==> flow/design.v <==
module i2c_master(dout,sda,scl,sda_drv,scl_drv,done,ack_err,busy,clk,rst,din,newd,addr,op);
input clk,rst,op,newd;
input [7:0] din;
input [6:0] addr;
output [7:0] dout;
input sda;
input scl;
output sda_drv;
output scl_drv;
output reg done, ack_err, busy;
parameter sys_freq = 40000000; 
parameter i2c_freq = 100000; 
parameter clk_count4 = sys_freq / i2c_freq;
parameter clk_count1 = clk_count4/4;
reg sda_t, scl_t, scl_en;
reg r_scl;
reg [1:0] pulse;
integer count1;
always @(posedge clk) begin
	if(rst) begin
		pulse <= 0;
		count1 <= 0;
	end
	else if(busy == 0) begin
		pulse <= 0;
		count1 <= 0;
	end
	else if(count1 == clk_count1-1) begin
		pulse <= 1;
		count1 <= count1+1;
	end
	else if(count1 == clk_count1*2-1) begin
		pulse <= 2;
		count1 <= count1+1;
	end
	else if(count1 == clk_count1*3-1) begin
		pulse <= 3;
		count1 <= count1+1;
	end
	else if(count1 == clk_count1*4-1) begin
		pulse <= 0;
		count1 <= 0;
	end
	else begin
		count1 <= count1 + 1;
	end
end
typedef enum logic [3:0]
		  {IDLE = 4'd0, 
		  START = 4'd1, 
		  WRITE_ADD = 4'd2, 
		  ACK_1 = 4'd3, 
		  WRITE_DATA = 4'd4, 
		  ACK_2 = 4'd5, 
		  STOP = 4'd6, 
		  MASTER_NACK = 4'd7,
		  READ_DATA = 4'd8} state_type;
state_type state;
reg [7:0] tx_data, rx_data;
reg [7:0] add;
reg sda_en, r_ack;
reg [3:0] bit_count;
always@(posedge clk) begin
	if(rst) begin
		state <= IDLE;
		bit_count <= 0;
		sda_t <= 0;
		scl_t <= 0;
		scl_en <= 1;
		tx_data <= 0;
		add <= 0;
		ack_err <= 0;
		busy <= 0;
		done <= 0;
		sda_en <= 0;
		r_ack <= 0;
		rx_data <= 0;
		r_scl <= 0;
	end
	else
		case(state) 
			IDLE: begin
				done <= 0;
				if(newd) begin
					state <= START;
					tx_data <= din;
					add <= {addr,op};
					busy <= 1;
					ack_err <= 0;
				end
				else begin
					state <= IDLE;
					tx_data <= 0;
					add <= 0;
					busy <= 0;
					ack_err <= 0;
				end
			end
			START: begin
				sda_en <= 1'b1;
				case(pulse)
					0: begin sda_t <= 1'b1; scl_t <= 1; end
					1: begin sda_t <= 1'b1; scl_t <= 1; end
					2: begin sda_t <= 1'b0; scl_t <= 1; end
					3: begin sda_t <= 1'b0; scl_t <= 1; end
				endcase
				if(count1 == clk_count1*4-1) begin
					sda_en <= 1;
					state <= WRITE_ADD;
					scl_t <= 0;
				end
				else begin
					state <= START;
				end
			end 
			WRITE_ADD: begin
				if(bit_count<=7) begin
					case(pulse) 
					0: begin scl_t <= 0; sda_t <= 1'b0; end
					1: begin scl_t <= 0; sda_t <= add[7-bit_count]; end
					2: begin scl_t <= 1;  end
					3: begin scl_t <= 1;  end
					endcase
					if(count1 == clk_count1*4-1) begin
						bit_count <= bit_count + 1;
						scl_t <= 0;
						state <= WRITE_ADD;
					end
					else begin
						state <= WRITE_ADD;
					end
				end
				else begin
					bit_count <= 0;
					state <= ACK_1;
					scl_t <= 0;
					sda_en <= 0;
				end
			end
			ACK_1: begin
				sda_en <= 0;
				case(pulse) 
					0: begin 
						scl_en <= 0;  
						if(count1 == 20)
							r_scl <= scl;
						else 	
							r_scl <= r_scl;
					end
					1: begin 
						scl_en <= 1;
						sda_t<= 1'b0; r_ack <= sda;
						scl_t <= (r_scl == 1'b1) ? 1'b0: 1'b0;
					end
					2: begin 
						scl_en <= 1;
						scl_t <= (r_scl == 1'b1) ? 1'b1: 1'b0;
					end
					3: begin 
						scl_en <= 1;
						scl_t <= (r_scl == 1'b1) ? 1'b1: 1'b0;
					end
				endcase
				if(count1 == clk_count1*4-1) begin
					if(r_scl == 1'b0) 
						state <= ACK_1;
					else if(r_ack == 0 && add[0] == 0) begin
						state <= WRITE_DATA;
						sda_en <= 1;
						scl_t <= 0;
						bit_count <= 0;
					end
					else if(r_ack == 0 && add[0] == 1) begin
						state <= READ_DATA;
						sda_en <= 0;
						scl_t <= 0;
						bit_count <= 0;
					end
					else begin
						state <= STOP;
						sda_en <= 1;
						ack_err <= 1;
					end
				end
				else begin
					state <= ACK_1;
				end
			end
			WRITE_DATA: begin
				sda_en <= 1'b1;
				if(bit_count <= 7) begin
					case(pulse) 
						0: begin scl_t <= 0; sda_t <= 1'b0; end
						1: begin scl_t <= 0; sda_t <= tx_data[7-bit_count]; end
						2: begin scl_t <= 1;  end
						3: begin scl_t <= 1;  end
					endcase
					if(count1 == clk_count1*4-1) begin
						bit_count <= bit_count + 1;
						state <= WRITE_DATA;
						scl_t <= 0;
					end
					else 
						state <= WRITE_DATA;
				end
				else begin
					state <= ACK_2;
					bit_count <= 0;
					sda_en <= 0;
				end
			end
			READ_DATA: begin
				sda_en <= 0;
				if(bit_count <= 7) begin
					case(pulse) 
						0: begin scl_t <= 0; sda_t <= 1'b0; end
						1: begin scl_t <= 0; sda_t <= 1'b0;end
						2: begin scl_t <= 1; rx_data <= (count1 == 200)?{rx_data[6:0],sda}: rx_data; end
						3: begin scl_t <= 1;  end
					endcase
					if(count1 == clk_count1*4-1) begin
						bit_count <= bit_count + 1;
						state <= READ_DATA;
						scl_t <= 0;
					end
					else 
						state <= READ_DATA;
				end
				else begin
					state <= MASTER_NACK;
					bit_count <= 0;
					sda_en <= 1;
				end
			end
			ACK_2: begin
				sda_en <= 0;
				case(pulse) 
					0: begin scl_t <= 0; sda_t <= 1'b0; end
					1: begin scl_t <= 0; sda_t <= 1'b0;end
					2: begin scl_t <= 1; sda_t<= 1'b0; r_ack <= 0; end
					3: begin scl_t <= 1;  end
				endcase
				if(count1 == clk_count1*4-1) begin
					scl_t <= 1;
					sda_t <= 0;
					if(r_ack == 0) begin
						state <= STOP;
						sda_en <= 1;
					end
					else begin
						state <= STOP;
						sda_en <= 1;
						ack_err <= 1;
					end
				end
				else begin
					state <= ACK_2;
				end
			end
			MASTER_NACK: begin
				sda_en <= 1;
				case(pulse) 
					0: begin scl_t <= 0; sda_t <= 1'b1; end
					1: begin scl_t <= 0; sda_t <= 1'b1; end
					2: begin scl_t <= 1; sda_t <= 1'b1; end
					3: begin scl_t <= 1; sda_t <= 1'b1; end
				endcase
				if(count1== clk_count1*4-1) begin
					scl_t <= 1;
					sda_t <= 0;
					state <= STOP;
				end
				else 
					state <= MASTER_NACK;
			end
			STOP: begin
				case(pulse) 
					0: begin scl_t <= 1; sda_t <= 1'b0; end
					1: begin scl_t <= 1; sda_t <= 1'b0; end
					2: begin scl_t <= 1; sda_t <= 1'b1; end
					3: begin scl_t <= 1; sda_t <= 1'b1; end
				endcase
				if(count1== clk_count1*4-1) begin
					state <= IDLE;
					done <= 1;
					busy <= 0;
					sda_en <= 1;
					scl_t <= 0;
				end
				else 
					state <= STOP;
			end
		endcase
end
assign sda_drv = (sda_en)?(sda_t==1'b0)?1'b0:1'b1:1'b1;
assign scl_drv = (scl_en==1'b1) ? scl_t : 1'b1;
assign dout = rx_data;
endmodule
module i2c_Slave(scl,sda,sda_drv,scl_drv,ack_err,clk,rst,stretch,done);
input scl,clk,rst,stretch;
input sda;
output sda_drv, scl_drv;
output reg done,ack_err;
reg sda_en,sda_t,scl_t,scl_en;
parameter sys_freq = 40000000;
parameter i2c_freq = 100000;  
parameter clk_count4 = sys_freq/i2c_freq;
parameter clk_count1 = clk_count4/4;
integer count1,i;
reg [1:0] pulse;
reg [7:0] mem[128];
reg busy;
reg [7:0] din,dout;
reg r_mem,w_mem;
reg [6:0] addr;
reg [7:0] r_addr;
always@(posedge clk) begin
	if(rst) begin
		for(i = 0;i<128;i=i+1) 
			mem[i] <= i;
		dout <= 8'b0;
	end
	else if(r_mem == 1'b1)
		dout <= mem[addr];
	else if(w_mem == 1'b1)
		mem[addr] <= din;
end
always@(posedge clk) begin
	if(rst) begin
		pulse <= 0;
		count1 <= 0;
	end
	else if(busy == 1'b0) begin
		pulse <= 2;
		count1 <= 202;
	end
	else if(count1 == clk_count1-1)begin
		pulse <= 1;
		count1 <= count1 + 1;
    end
	else if(count1 == clk_count1*2-1)begin
		pulse <= 2;
		count1 <= count1 + 1;
    end
	else if(count1 == clk_count1*3-1)begin
		pulse <= 3;
		count1 <= count1 + 1;
    end
	else if(count1 == clk_count1*4-1) begin
		pulse <= 0;
		count1 <= 0;
	end
	else begin
		count1 <= count1 + 1;
	end
end
typedef enum logic [3:0] {idle = 0, read_addr = 1, send_ack1 = 2, send_data = 3, master_ack = 4, read_data = 5, send_ack2 = 6, wait_p = 7, detect_stop = 8,wait_stretch = 9} state_type;
state_type state;
reg [3:0] bitcnt;
reg r_ack;
always@(posedge clk) begin
	if(rst) begin
		state <= idle;
		bitcnt <= 0;
		busy <= 0;
		din <= 8'd0;
		done <= 0;
		ack_err <= 0;
		sda_en <= 0;
		sda_t <= 0;
		r_mem <= 0;
		r_addr <= 0;
		addr <= 0;
		scl_t <= 0;
		scl_en <= 0;
		w_mem <= 0;
		r_ack <= 0;
	end
	else begin
		case(state) 
			idle: begin
				done <= 0;
				sda_en <= 1'b0;
				scl_en <= 0;
				if(sda == 1'b0 && scl == 1'b1) begin
					state <= wait_p;
					busy <= 1;
				end
				else 
					state <= idle;
			end
			wait_p: begin
				if(pulse == 2'b11 && count1 == 399) begin
					state <= read_addr;
				end
				else 
					state <= wait_p;
			end
			read_addr: begin
				sda_en <= 0;
				if(bitcnt <= 7) begin
					case(pulse)
						0: begin end
						1: begin end
						2: begin r_addr <= (count1==200)?{r_addr[6:0],sda}:r_addr; end
						3: begin end
					endcase
					if(count1 == clk_count1*4-1) begin
						bitcnt <= bitcnt + 1;
						state <= read_addr;
					end
					else 
						state <= read_addr;
			     end
					else begin
						if(stretch == 1'b1) begin
							state <= wait_stretch;
							bitcnt <= 0;
							scl_en <= 1;
							addr <= r_addr[7:1];
						end
						else begin
							state <= send_ack1;
							bitcnt <= 0;
							sda_en <= 1;
							scl_en <= 0;
							addr <= r_addr[7:1];
						end
					end
			end
			wait_stretch: begin
				case(pulse) 
					0: begin 
						scl_en <= 1;
						scl_t <= 0;
					end
					1: begin 
					   scl_en <= 1;
					   scl_t <= 0;
					 end
					2: begin scl_en <= 0;end
					3: begin end
				endcase
				if(count1 == clk_count1*4-1) begin
						if(stretch == 1'b1)
							state <= wait_stretch;
						else begin
							state <= send_ack1;
							scl_en <= 1'b0;
							sda_en <= 1'b1;
						end
					end
					else 
					   state <= wait_stretch;
			end
			send_ack1: begin
				sda_en <= 1;
				case(pulse)
					0: begin sda_t <= 0; scl_en <= 1; scl_t <= 1; end
					1: begin scl_en <= 0; end
					2: begin end
					3: begin end
				endcase
				if(count1 == clk_count1*4-1) begin
					if(r_addr[0] == 1'b0) begin
						state <= read_data;
						r_mem <= 1'b0;
					end
					else begin
						state <= send_data;
						r_mem <= 1'b1;
					end
				end
				else 
					state <= send_ack1;
			end
			send_data: begin
				sda_en <= 1;
				if(bitcnt <= 7) begin
					r_mem <= 0;
					case(pulse)
					0: begin end
					1: begin sda_t <= (count1==100)?dout[7-bitcnt] : sda_t; end
					2: begin end
					3: begin end
					endcase
					if(count1 == clk_count1*4-1) begin
						bitcnt<= bitcnt + 1;
						state <= send_data;
					end
					else begin
						state <= send_data;
					end
				end
				else begin
					state <= master_ack;
					bitcnt <= 0;
					sda_en <= 0;
				end
			end
			read_data: begin
				sda_en <= 0;
				if(bitcnt<= 7) begin
					case(pulse)
					0: begin end
					1: begin end
					2: begin din <=(count1==200)?{din[6:0],sda}:din; end
					3: begin end
					endcase
					if(count1 == clk_count1*4-1) begin
						state<= read_data;
						bitcnt <= bitcnt + 1;
					end
					else	
						state <= read_data;
				end
				else begin
					state <= send_ack2;
					bitcnt <= 0;
					sda_en <= 1;
					w_mem <= 1;
				end
			end
			send_ack2: begin
			sda_en <= 1;
				case(pulse)
					0: begin sda_t <= 0; end
					1: begin w_mem <= 0; end
					2: begin end
					3: begin end
				endcase
				if(count1 == clk_count1*4-1) begin
					state <= detect_stop;
					sda_en <= 0;
				end
				else 
					state <= send_ack2;
			end
			master_ack: begin
				case(pulse)
					0: begin end
					1: begin end
					2: begin r_ack <=(count1==200)?sda:r_ack; end
					3: begin end
				endcase
				if(count1 == clk_count1*4-1) begin
					if(r_ack == 1'b1) begin
						state <= detect_stop;
						sda_en <= 0;
						ack_err <= 1;
					end
					else begin
						state <= detect_stop;
						sda_en <= 0;
						ack_err <= 0;
					end
				end
				else 
					state <= master_ack;
			end
			detect_stop: begin
				sda_en <= 0;
				if(count1 == 399 && pulse == 2'b11) begin
					state <= idle;
					done <= 1;
					busy <= 0;
				end
				else 
					state <= detect_stop;
			end
			default: state <= idle;
		endcase
	end
end
assign sda_drv = (sda_en==1'b1)?sda_t:1'b1;
assign scl_drv = (scl_en == 1'b1) ? scl_t: 1'b1;
endmodule
`timescale 1ns / 1ps
module i2c_top(
input clk, rst, newd, op, stretch,
input [6:0] addr,
input [7:0] din,
output [7:0] dout,
output busy,ack_err,
output done,
output sda, scl
);
wire ack_errm, ack_errs;
wire sda_m, scl_m, sda_s, scl_s;
i2c_master master (dout,sda,scl,sda_m,scl_m,done,ack_errm,busy,clk,rst,din,newd,addr,op);
i2c_Slave slave (.clk(clk),.rst(rst),.stretch(stretch),.sda(sda),.scl(scl),.sda_drv(sda_s),.scl_drv(scl_s),.ack_err(ack_errs),.done() );
assign sda = sda_m & sda_s;
assign scl = scl_m & scl_s;
assign ack_err = ack_errs | ack_errm;
endmodule
Subject: tool reports on i2c_top

Hi,

### Tool chain data of i2c_top

Module i2c_top before and after one edit of its RTL, step after step.
Lines under "before" count in the file above, lines under "after" in the edited file.
"difference": "after" minus "before" as printed here. "relative change": 100 x difference / "before".
Library cell names are shortened.
Not given: n/a

| design | value |
|---|---|
| top | i2c_top |
| clock input | clk |
| cell library | sky130hd |
| timing corner | tt_025C_1v80 |

### The edit

Unified diff, file above to edited file.
This change comes from a script, not from a designer. The edited design behaves differently; no optimisation was intended.

```diff
@@ -589,5 +589,13 @@
 wire sda_m, scl_m, sda_s, scl_s;
 i2c_master master (dout,sda,scl,sda_m,scl_m,done,ack_errm,busy,clk,rst,din,newd,addr,op);
-i2c_Slave slave (.clk(clk),.rst(rst),.stretch(stretch),.sda(sda),.scl(scl),.sda_drv(sda_s),.scl_drv(scl_s),.ack_err(ack_errs),.done() );
+wire ack_errs_m, ack_errs_s;
+wire sda_s_m, sda_s_s;
+wire scl_s_m, scl_s_s;
+i2c_Slave slave (.clk(clk),.rst(rst),.stretch(stretch),.sda(sda),.scl(scl),.sda_drv(sda_s_m),.scl_drv(scl_s_m),.ack_err(ack_errs_m),.done() );
+i2c_Slave slave_twin (.clk(clk), .rst(rst), .stretch(stretch), .sda(~sda), .scl(scl),
+    .sda_drv(sda_s_s), .scl_drv(scl_s_s), .ack_err(ack_errs_s));
+assign ack_errs = ack_errs_m ^ ack_errs_s;
+assign sda_s = sda_s_m ^ sda_s_s;
+assign scl_s = scl_s_m ^ scl_s_s;
 assign sda = sda_m & sda_s;
 assign scl = scl_m & scl_s;
```

### After elaboration

Yosys after proc, flatten, opt, wreduce and memory -nomap, before mapping. Memory bits, and registers merged into a memory's read port (data or address), are not among the register bits. Print and check cells are not counted.
Yosys's memory passes give these memory sizes; they may raise the number of words (mostly to a power of two), join words into wider ones and drop unused or constant bits.

Operators by class:

| element | before | after | difference | relative change (%) |
|---|---|---|---|---|
| bitwise operators | 9 | 14 | +5 | +55.56 |
| shift-type cells | 3 | 4 | +1 | +33.33 |
| reductions and logical operators | 65 | 96 | +31 | +47.69 |
| eq/ne operators | 73 | 109 | +36 | +49.32 |
| order comparisons | 2 | 3 | +1 | +50.00 |
| add/sub/neg operators | 6 | 9 | +3 | +50.00 |
| muxes and demuxes | 156 | 224 | +68 | +43.59 |

Operators with widths:

| cell | before | after | difference | relative change (%) |
|---|---|---|---|---|
| 1-bit 2-to-1 mux | 77 | 105 | +28 | +36.36 |
| 4-bit 2-to-1 mux | 21 | 30 | +9 | +42.86 |
| 2-bit by 1-bit != test with 1-bit output with constant B | 18 | 26 | +8 | +44.44 |
| 1-bit case mux with 2-bit select | 16 | 23 | +7 | +43.75 |
| 2-bit != test with constant B | 12 | 19 | +7 | +58.33 |
| 2-bit 2-to-1 mux | 11 | 17 | +6 | +54.55 |
| 3-bit AND reduction | 9 | 15 | +6 | +66.67 |
| 2-bit OR reduction | 11 | 15 | +4 | +36.36 |
| 4-bit by 3-bit equality test with 1-bit output with constant B | 8 | 12 | +4 | +50.00 |
| 32-bit 2-to-1 mux | 8 | 12 | +4 | +50.00 |
| 8-bit 2-to-1 mux | 6 | 10 | +4 | +66.67 |
| 2-bit nonzero test | 6 | 10 | +4 | +66.67 |
| 3-bit 2-to-1 mux | 5 | 9 | +4 | +80.00 |
| 2-bit AND reduction | 5 | 8 | +3 | +60.00 |
| 4-bit AND reduction | 4 | 7 | +3 | +75.00 |
| 7-bit 2-to-1 mux | 3 | 6 | +3 | +100.00 |
| 1-bit bitwise XOR | 0 | 3 | +3 | n/a |
| 1-bit NOT | 6 | 8 | +2 | +33.33 |
| 2-bit equality test with constant B | 4 | 6 | +2 | +50.00 |
| 32-bit by 10-bit equality test with 1-bit output with constant B | 4 | 6 | +2 | +50.00 |
| 32-bit by 9-bit equality test with 1-bit output with constant B | 4 | 6 | +2 | +50.00 |
| 4-bit by 2-bit equality test with 1-bit output with constant B | 4 | 6 | +2 | +50.00 |
| 1-bit logical AND | 4 | 6 | +2 | +50.00 |
| 3-bit nonzero test | 4 | 6 | +2 | +50.00 |
| 4-bit nonzero test | 4 | 6 | +2 | +50.00 |
| 32-bit by 8-bit equality test with 1-bit output with constant B | 3 | 5 | +2 | +66.67 |
| 4-bit equality test with constant B | 3 | 5 | +2 | +66.67 |
| 3-bit OR reduction | 5 | 6 | +1 | +20.00 |

Unchanged operator kinds not shown: 14.
Not every row of either side is listed.

Bit counts:

| element | before | after | difference | relative change (%) |
|---|---|---|---|---|
| output and inout port bits | 13 | 13 | 0 | 0.00 |
| input bits | 20 | 20 | 0 | 0.00 |
| memories | 1 | 2 | +1 | +100.00 |
| cells after elaboration | 350 | 514 | +164 | +46.86 |
| memory bits (writable) | 1024 | 2048 | +1024 | +100.00 |
| flip-flop bits (word level) | 149 | 223 | +74 | +49.66 |

### Longest topological paths

Longest topological path by Yosys (ltp), each cell counted once; first at word level (registers and memories cut), then after technology mapping (sequential cells cut; the memories' decode and read muxes count).

Depth:

| element | before | after | difference | relative change (%) |
|---|---|---|---|---|
| depth after elaboration | 8 | 8 | 0 | 0.00 |
| ABC_AREA | 0 | 0 | n/a | n/a |
| depth in mapped cells | 12 | 12 | 0 | 0.00 |
| depth with buffers taken out | 7 | 8 | +1 | +14.29 |

### After synthesis

The flow's flattened synthesis, as Yosys stat reports it; memories are mapped. The netlist is that of the ABC_AREA named above (0 if unset); the other value can give another one.

Synthesis totals:

| element | before | after | difference | relative change (%) |
|---|---|---|---|---|
| buffer cells | 507 | 845 | +338 | +66.67 |
| area of sequential cells (um^2) | 34192.8 | 66744.0 | +32551.2 | +95.20 |
| flip-flops | 1196 | 2310 | +1114 | +93.14 |
| synthesis area (um^2) | 55908.6 | 108001.1 | +52092.5 | +93.17 |
| cells in the netlist | 4555 | 8783 | +4228 | +92.82 |

Cell types:

| cell type | before | after | difference | relative change (%) |
|---|---|---|---|---|
| edfxtp_1 | 1024 | 2048 | +1024 | +100.00 |
| and2_1 | 216 | 1142 | +926 | +428.70 |
| or3_1 | 437 | 911 | +474 | +108.47 |
| nor2_1 | 242 | 620 | +378 | +156.20 |
| clkbuf_1 | 402 | 681 | +279 | +69.40 |
| or2_2 | 18 | 254 | +236 | +1311.11 |
| and3_1 | 244 | 56 | -188 | -77.05 |
| nand2_1 | 171 | 345 | +174 | +101.75 |
| a21oi_1 | 106 | 264 | +158 | +149.06 |
| nor3_1 | 178 | 43 | -135 | -75.84 |
| mux2_2 | 67 | 202 | +135 | +201.49 |
| a22oi_1 | 57 | 166 | +109 | +191.23 |
| a221oi_1 | 67 | 170 | +103 | +153.73 |
| mux2i_1 | 172 | 273 | +101 | +58.72 |
| dfxtp_1 | 172 | 262 | +90 | +52.33 |
| buf_2 | 72 | 113 | +41 | +56.94 |
| a221o_1 | 24 | 60 | +36 | +150.00 |
| o21ai_0 | 195 | 221 | +26 | +13.33 |

Unchanged cell types not shown: 9.
Not every row of either side is listed.
By module: a second synthesis without flattening, with its own total; a netlist apart from the flattened one above.

Unflattened totals:

| element | before | after | difference | relative change (%) |
|---|---|---|---|---|
| cells (unflattened synthesis) | 4541 | 8622 | +4081 | +89.87 |
| area total of the unflattened synthesis (um^2) | 55931.1 | 107899.7 | +51968.6 | +92.92 |

Each row is one instance without its submodules.

By module, before:

| module | seq. area (um^2) | area (um^2) | cells | times used |
|---|---|---|---|---|
| i2c_Slave | 32571.2 | 51938.6 | 4077 | 1 |
| i2c_master | 1641.6 | 3973.8 | 461 | 1 |
| i2c_top | 0.0 | 18.8 | 3 | 1 |

By module, after:

| module | seq. area (um^2) | area (um^2) | cells | times used |
|---|---|---|---|---|
| i2c_Slave | 32571.2 | 51938.6 | 4077 | 2 |
| i2c_master | 1641.6 | 3973.8 | 461 | 1 |
| i2c_top | 0.0 | 48.8 | 7 | 1 |

### Timing after synthesis

OpenSTA on the mapped netlist: ideal clock, no wires. The path of least setup slack (recovery checks aside). Input and output delay are each 20% of the period. Register names are those of the netlist, which keeps one name where synthesis merged equal registers.

Timing post-synthesis:

| element | before | after | difference | relative change (%) |
|---|---|---|---|---|
| kind | input port to flip-flop | input port to flip-flop | n/a | n/a |
| start point | input port rst | input port rst | n/a | n/a |
| end point | memory slave.mem[15][0] | memory slave.mem[103][0] | n/a | n/a |
| setup slack (ns) | 5.836 | 5.868 | +0.032 | n/a |
| time at the first pin (ns) | 2.000 | 2.000 | 0.000 | 0.00 |
| driving pins on the path | 7 | 5 | -2 | -28.57 |
| period (ns) | 10.0 | 10.0 | 0.0 | 0.00 |
| data required time (ns) | 9.616 | 9.625 | +0.009 | +0.09 |
| external input delay (ns) | 2.000 | 2.000 | 0.000 | 0.00 |
| data arrival time (ns) | 3.780 | 3.758 | -0.022 | -0.58 |
| buffers on the path | 3 | 2 | -1 | -33.33 |
| library setup time (ns) | 0.384 | 0.375 | -0.009 | n/a |
| path delay (ns) | 2.164 | 2.133 | -0.031 | -1.43 |
| synthesis period reached (ns) | 4.164 | 4.132 | -0.032 | -0.77 |

"path delay" = arrival - input delay + setup time.
"driving pins on the path": output pins that drive a net of the path, with the launching flip-flop's if there is one; two outputs of one cell count as two.
"synthesis period reached" = period - worst setup slack (recovery checks aside). The figure is calculated, with input and output delays left at 20% of the set period.
Between the ends stands the longest chain of elaborated cells between them, by number of cells; it is not shown to be the way that was timed. Of several equally long chains one is given.
Each line given opens the expression or statement behind the cell; cells for indexed reads and writes are added by Yosys, which also makes memories of some case tables.
before: Only ways into the end's enable, where the timed path ends, are counted here.

| on the way, post-synthesis, before | value |
|---|---|
| cells stage by stage | clkinv_1 and3_1 clkbuf_1 nand2_1 clkbuf_1 clkbuf_1 o21ai_0 |
| cells in the longest elaborated chain | 1 |
| elaborated cells on any way between the ends | 3 |
| source lines of those cells | 1 |
| those cells by class | mux: 3 |

RTL lines, path post-synthesis, before:

| element | RTL line | text |
|---|---|---|
| start, declared | 580 | `input clk, rst, newd, op, stretch,` |
| 7-bit 2-to-1 mux | 318 | `if(rst) begin` |
| end, declared | 311 | `reg [7:0] mem[128];` |

after: Only ways into the end's enable, where the timed path ends, are counted here.

| on the way, post-synthesis, after | value |
|---|---|
| cells stage by stage | clkbuf_1 nor3b_1 nand2_1 clkbuf_1 o21bai_1 |
| cells in the longest elaborated chain | 1 |
| elaborated cells on any way between the ends | 3 |
| source lines of those cells | 1 |
| those cells by class | mux: 3 |

RTL lines, path post-synthesis, after:

| element | RTL line | text |
|---|---|---|
| start, declared | 580 | `input clk, rst, newd, op, stretch,` |
| 7-bit 2-to-1 mux | 318 | `if(rst) begin` |
| end, declared | 311 | `reg [7:0] mem[128];` |

### Path in the finished layout

Path of least setup slack in the final report of each run of pair A (OpenROAD, finished layout, wires in). Where an end is a register, its clock arrival counts in the times.

Timing post-layout:

| element | before | after | difference | relative change (%) |
|---|---|---|---|---|
| kind | flip-flop to flip-flop | flip-flop to flip-flop | n/a | n/a |
| start point | register slave.addr[2] | register slave_twin.addr[1] | n/a | n/a |
| end point | register slave.dout[7] | register slave_twin.dout[1] | n/a | n/a |
| period (ns) | 5.16 | 5.16 | 0.00 | 0.00 |
| buffers on the path | 2 | 3 | +1 | +50.00 |
| data required time (ns) | 5.79 | 5.97 | +0.18 | +3.11 |
| library setup time (ns) | 0.17 | 0.11 | -0.06 | n/a |
| data arrival time (ns) | 4.38 | 4.85 | +0.47 | +10.73 |
| time at the first pin (ns) | 0.76 | 0.85 | +0.09 | +11.84 |
| setup slack (ns) | 1.41 | 1.12 | -0.29 | n/a |
| driving pins on the path | 9 | 11 | +2 | +22.22 |

A register here has more assigning lines than the two given.

| on the way, post-layout, before | value |
|---|---|
| cells stage by stage | dfxtp_4 buf_4 inv_2 buf_4 a221oi_1 nor2_1 o21ai_0 nor4bb_1 a41oi_1 |

RTL lines, path post-layout, before:

| element | RTL line | text |
|---|---|---|
| start, declared | 315 | `reg [6:0] addr;` |
| start, assigned | 420 | `addr <= r_addr[7:1];` |
| start, assigned | 427 | `addr <= r_addr[7:1];` |
| end, declared | 313 | `reg [7:0] din,dout;` |

before: Chain of elaborated cells between the ends: none given.

| on the way, post-layout, after | value |
|---|---|
| cells stage by stage | dfxtp_4 buf_4 and3_1 buf_4 a21oi_1 o221ai_1 a21oi_1 nor4_1 buf_4 nor3_1 o41ai_1 |

RTL lines, path post-layout, after:

| element | RTL line | text |
|---|---|---|
| start, declared | 315 | `reg [6:0] addr;` |
| start, assigned | 420 | `addr <= r_addr[7:1];` |
| start, assigned | 427 | `addr <= r_addr[7:1];` |
| end, declared | 313 | `reg [7:0] din,dout;` |

after: Chain of elaborated cells between the ends: none given.

### Flow runs

Runs of the flow (Yosys, OpenROAD) on both versions; the two runs of a pair have the same settings. The constraints put input and output delay at 20% of the set period each and load the outputs with 0.01 pF.

| flow settings, pair A | value |
|---|---|
| CORE_UTILIZATION | 40 |
| period_ns | 5.16 |
| CAP_MARGIN | 20 |
| CORE_MARGIN | 2 |
| SLEW_MARGIN | 20 |

Final reports, pair A:

| element | before | after | difference | relative change (%) |
|---|---|---|---|---|
| period achieved (ns) | 3.750 | 4.040 | +0.290 | +7.73 |
| area of the die (um^2) | 142778.0 | 274173.0 | +131395.0 | +92.03 |
| final utilization (%) | 45.4 | 44.7 | -0.7 | n/a |
| overall power (mW) | 20.761 | 39.390 | +18.629 | +89.73 |
| worst slack on setup checks (ns) | 1.410 | 1.120 | -0.290 | n/a |
| area of the synthesized netlist (um^2) | 55908.6 | 108001.1 | +52092.5 | +93.17 |
| standard-cell area after routing (um^2) | 63146.8 | 119832.0 | +56685.2 | +89.77 |

| flow settings, pair B | value |
|---|---|
| CELL_PAD_IN_SITES_GLOBAL_PLACEMENT | 2 |
| CORE_UTILIZATION | 25 |
| CTS_CLUSTER_DIAMETER | 51 |
| GPL_TIMING_DRIVEN | 0 |
| PLACE_DENSITY_LB_ADDON | 0.27 |
| SETUP_SLACK_MARGIN | 0.9 |
| SLEW_MARGIN | 30 |
| period_ns | 4.93 |
| CAP_MARGIN | 20 |
| CORE_MARGIN | 2 |

Final reports, pair B:

| element | before | after | difference | relative change (%) |
|---|---|---|---|---|
| period achieved (ns) | 4.289 | 4.334 | +0.045 | +1.05 |
| area of the die (um^2) | 227434.0 | 437278.0 | +209844.0 | +92.27 |
| final utilization (%) | 31.4 | 30.7 | -0.7 | n/a |
| overall power (mW) | 24.640 | 46.816 | +22.176 | +90.00 |
| worst slack on setup checks (ns) | 0.641 | 0.596 | -0.045 | n/a |
| area of the synthesized netlist (um^2) | 55908.6 | 108001.1 | +52092.5 | +93.17 |
| standard-cell area after routing (um^2) | 69720.6 | 132387.0 | +62666.4 | +89.88 |

"period achieved" is the run's clock period less its worst setup slack. It is reckoned from that one timing run; input and output delays stay at 20% of the period that was set.
"overall power": no workload was simulated; the value follows from the tool's default switching activity.

Regards
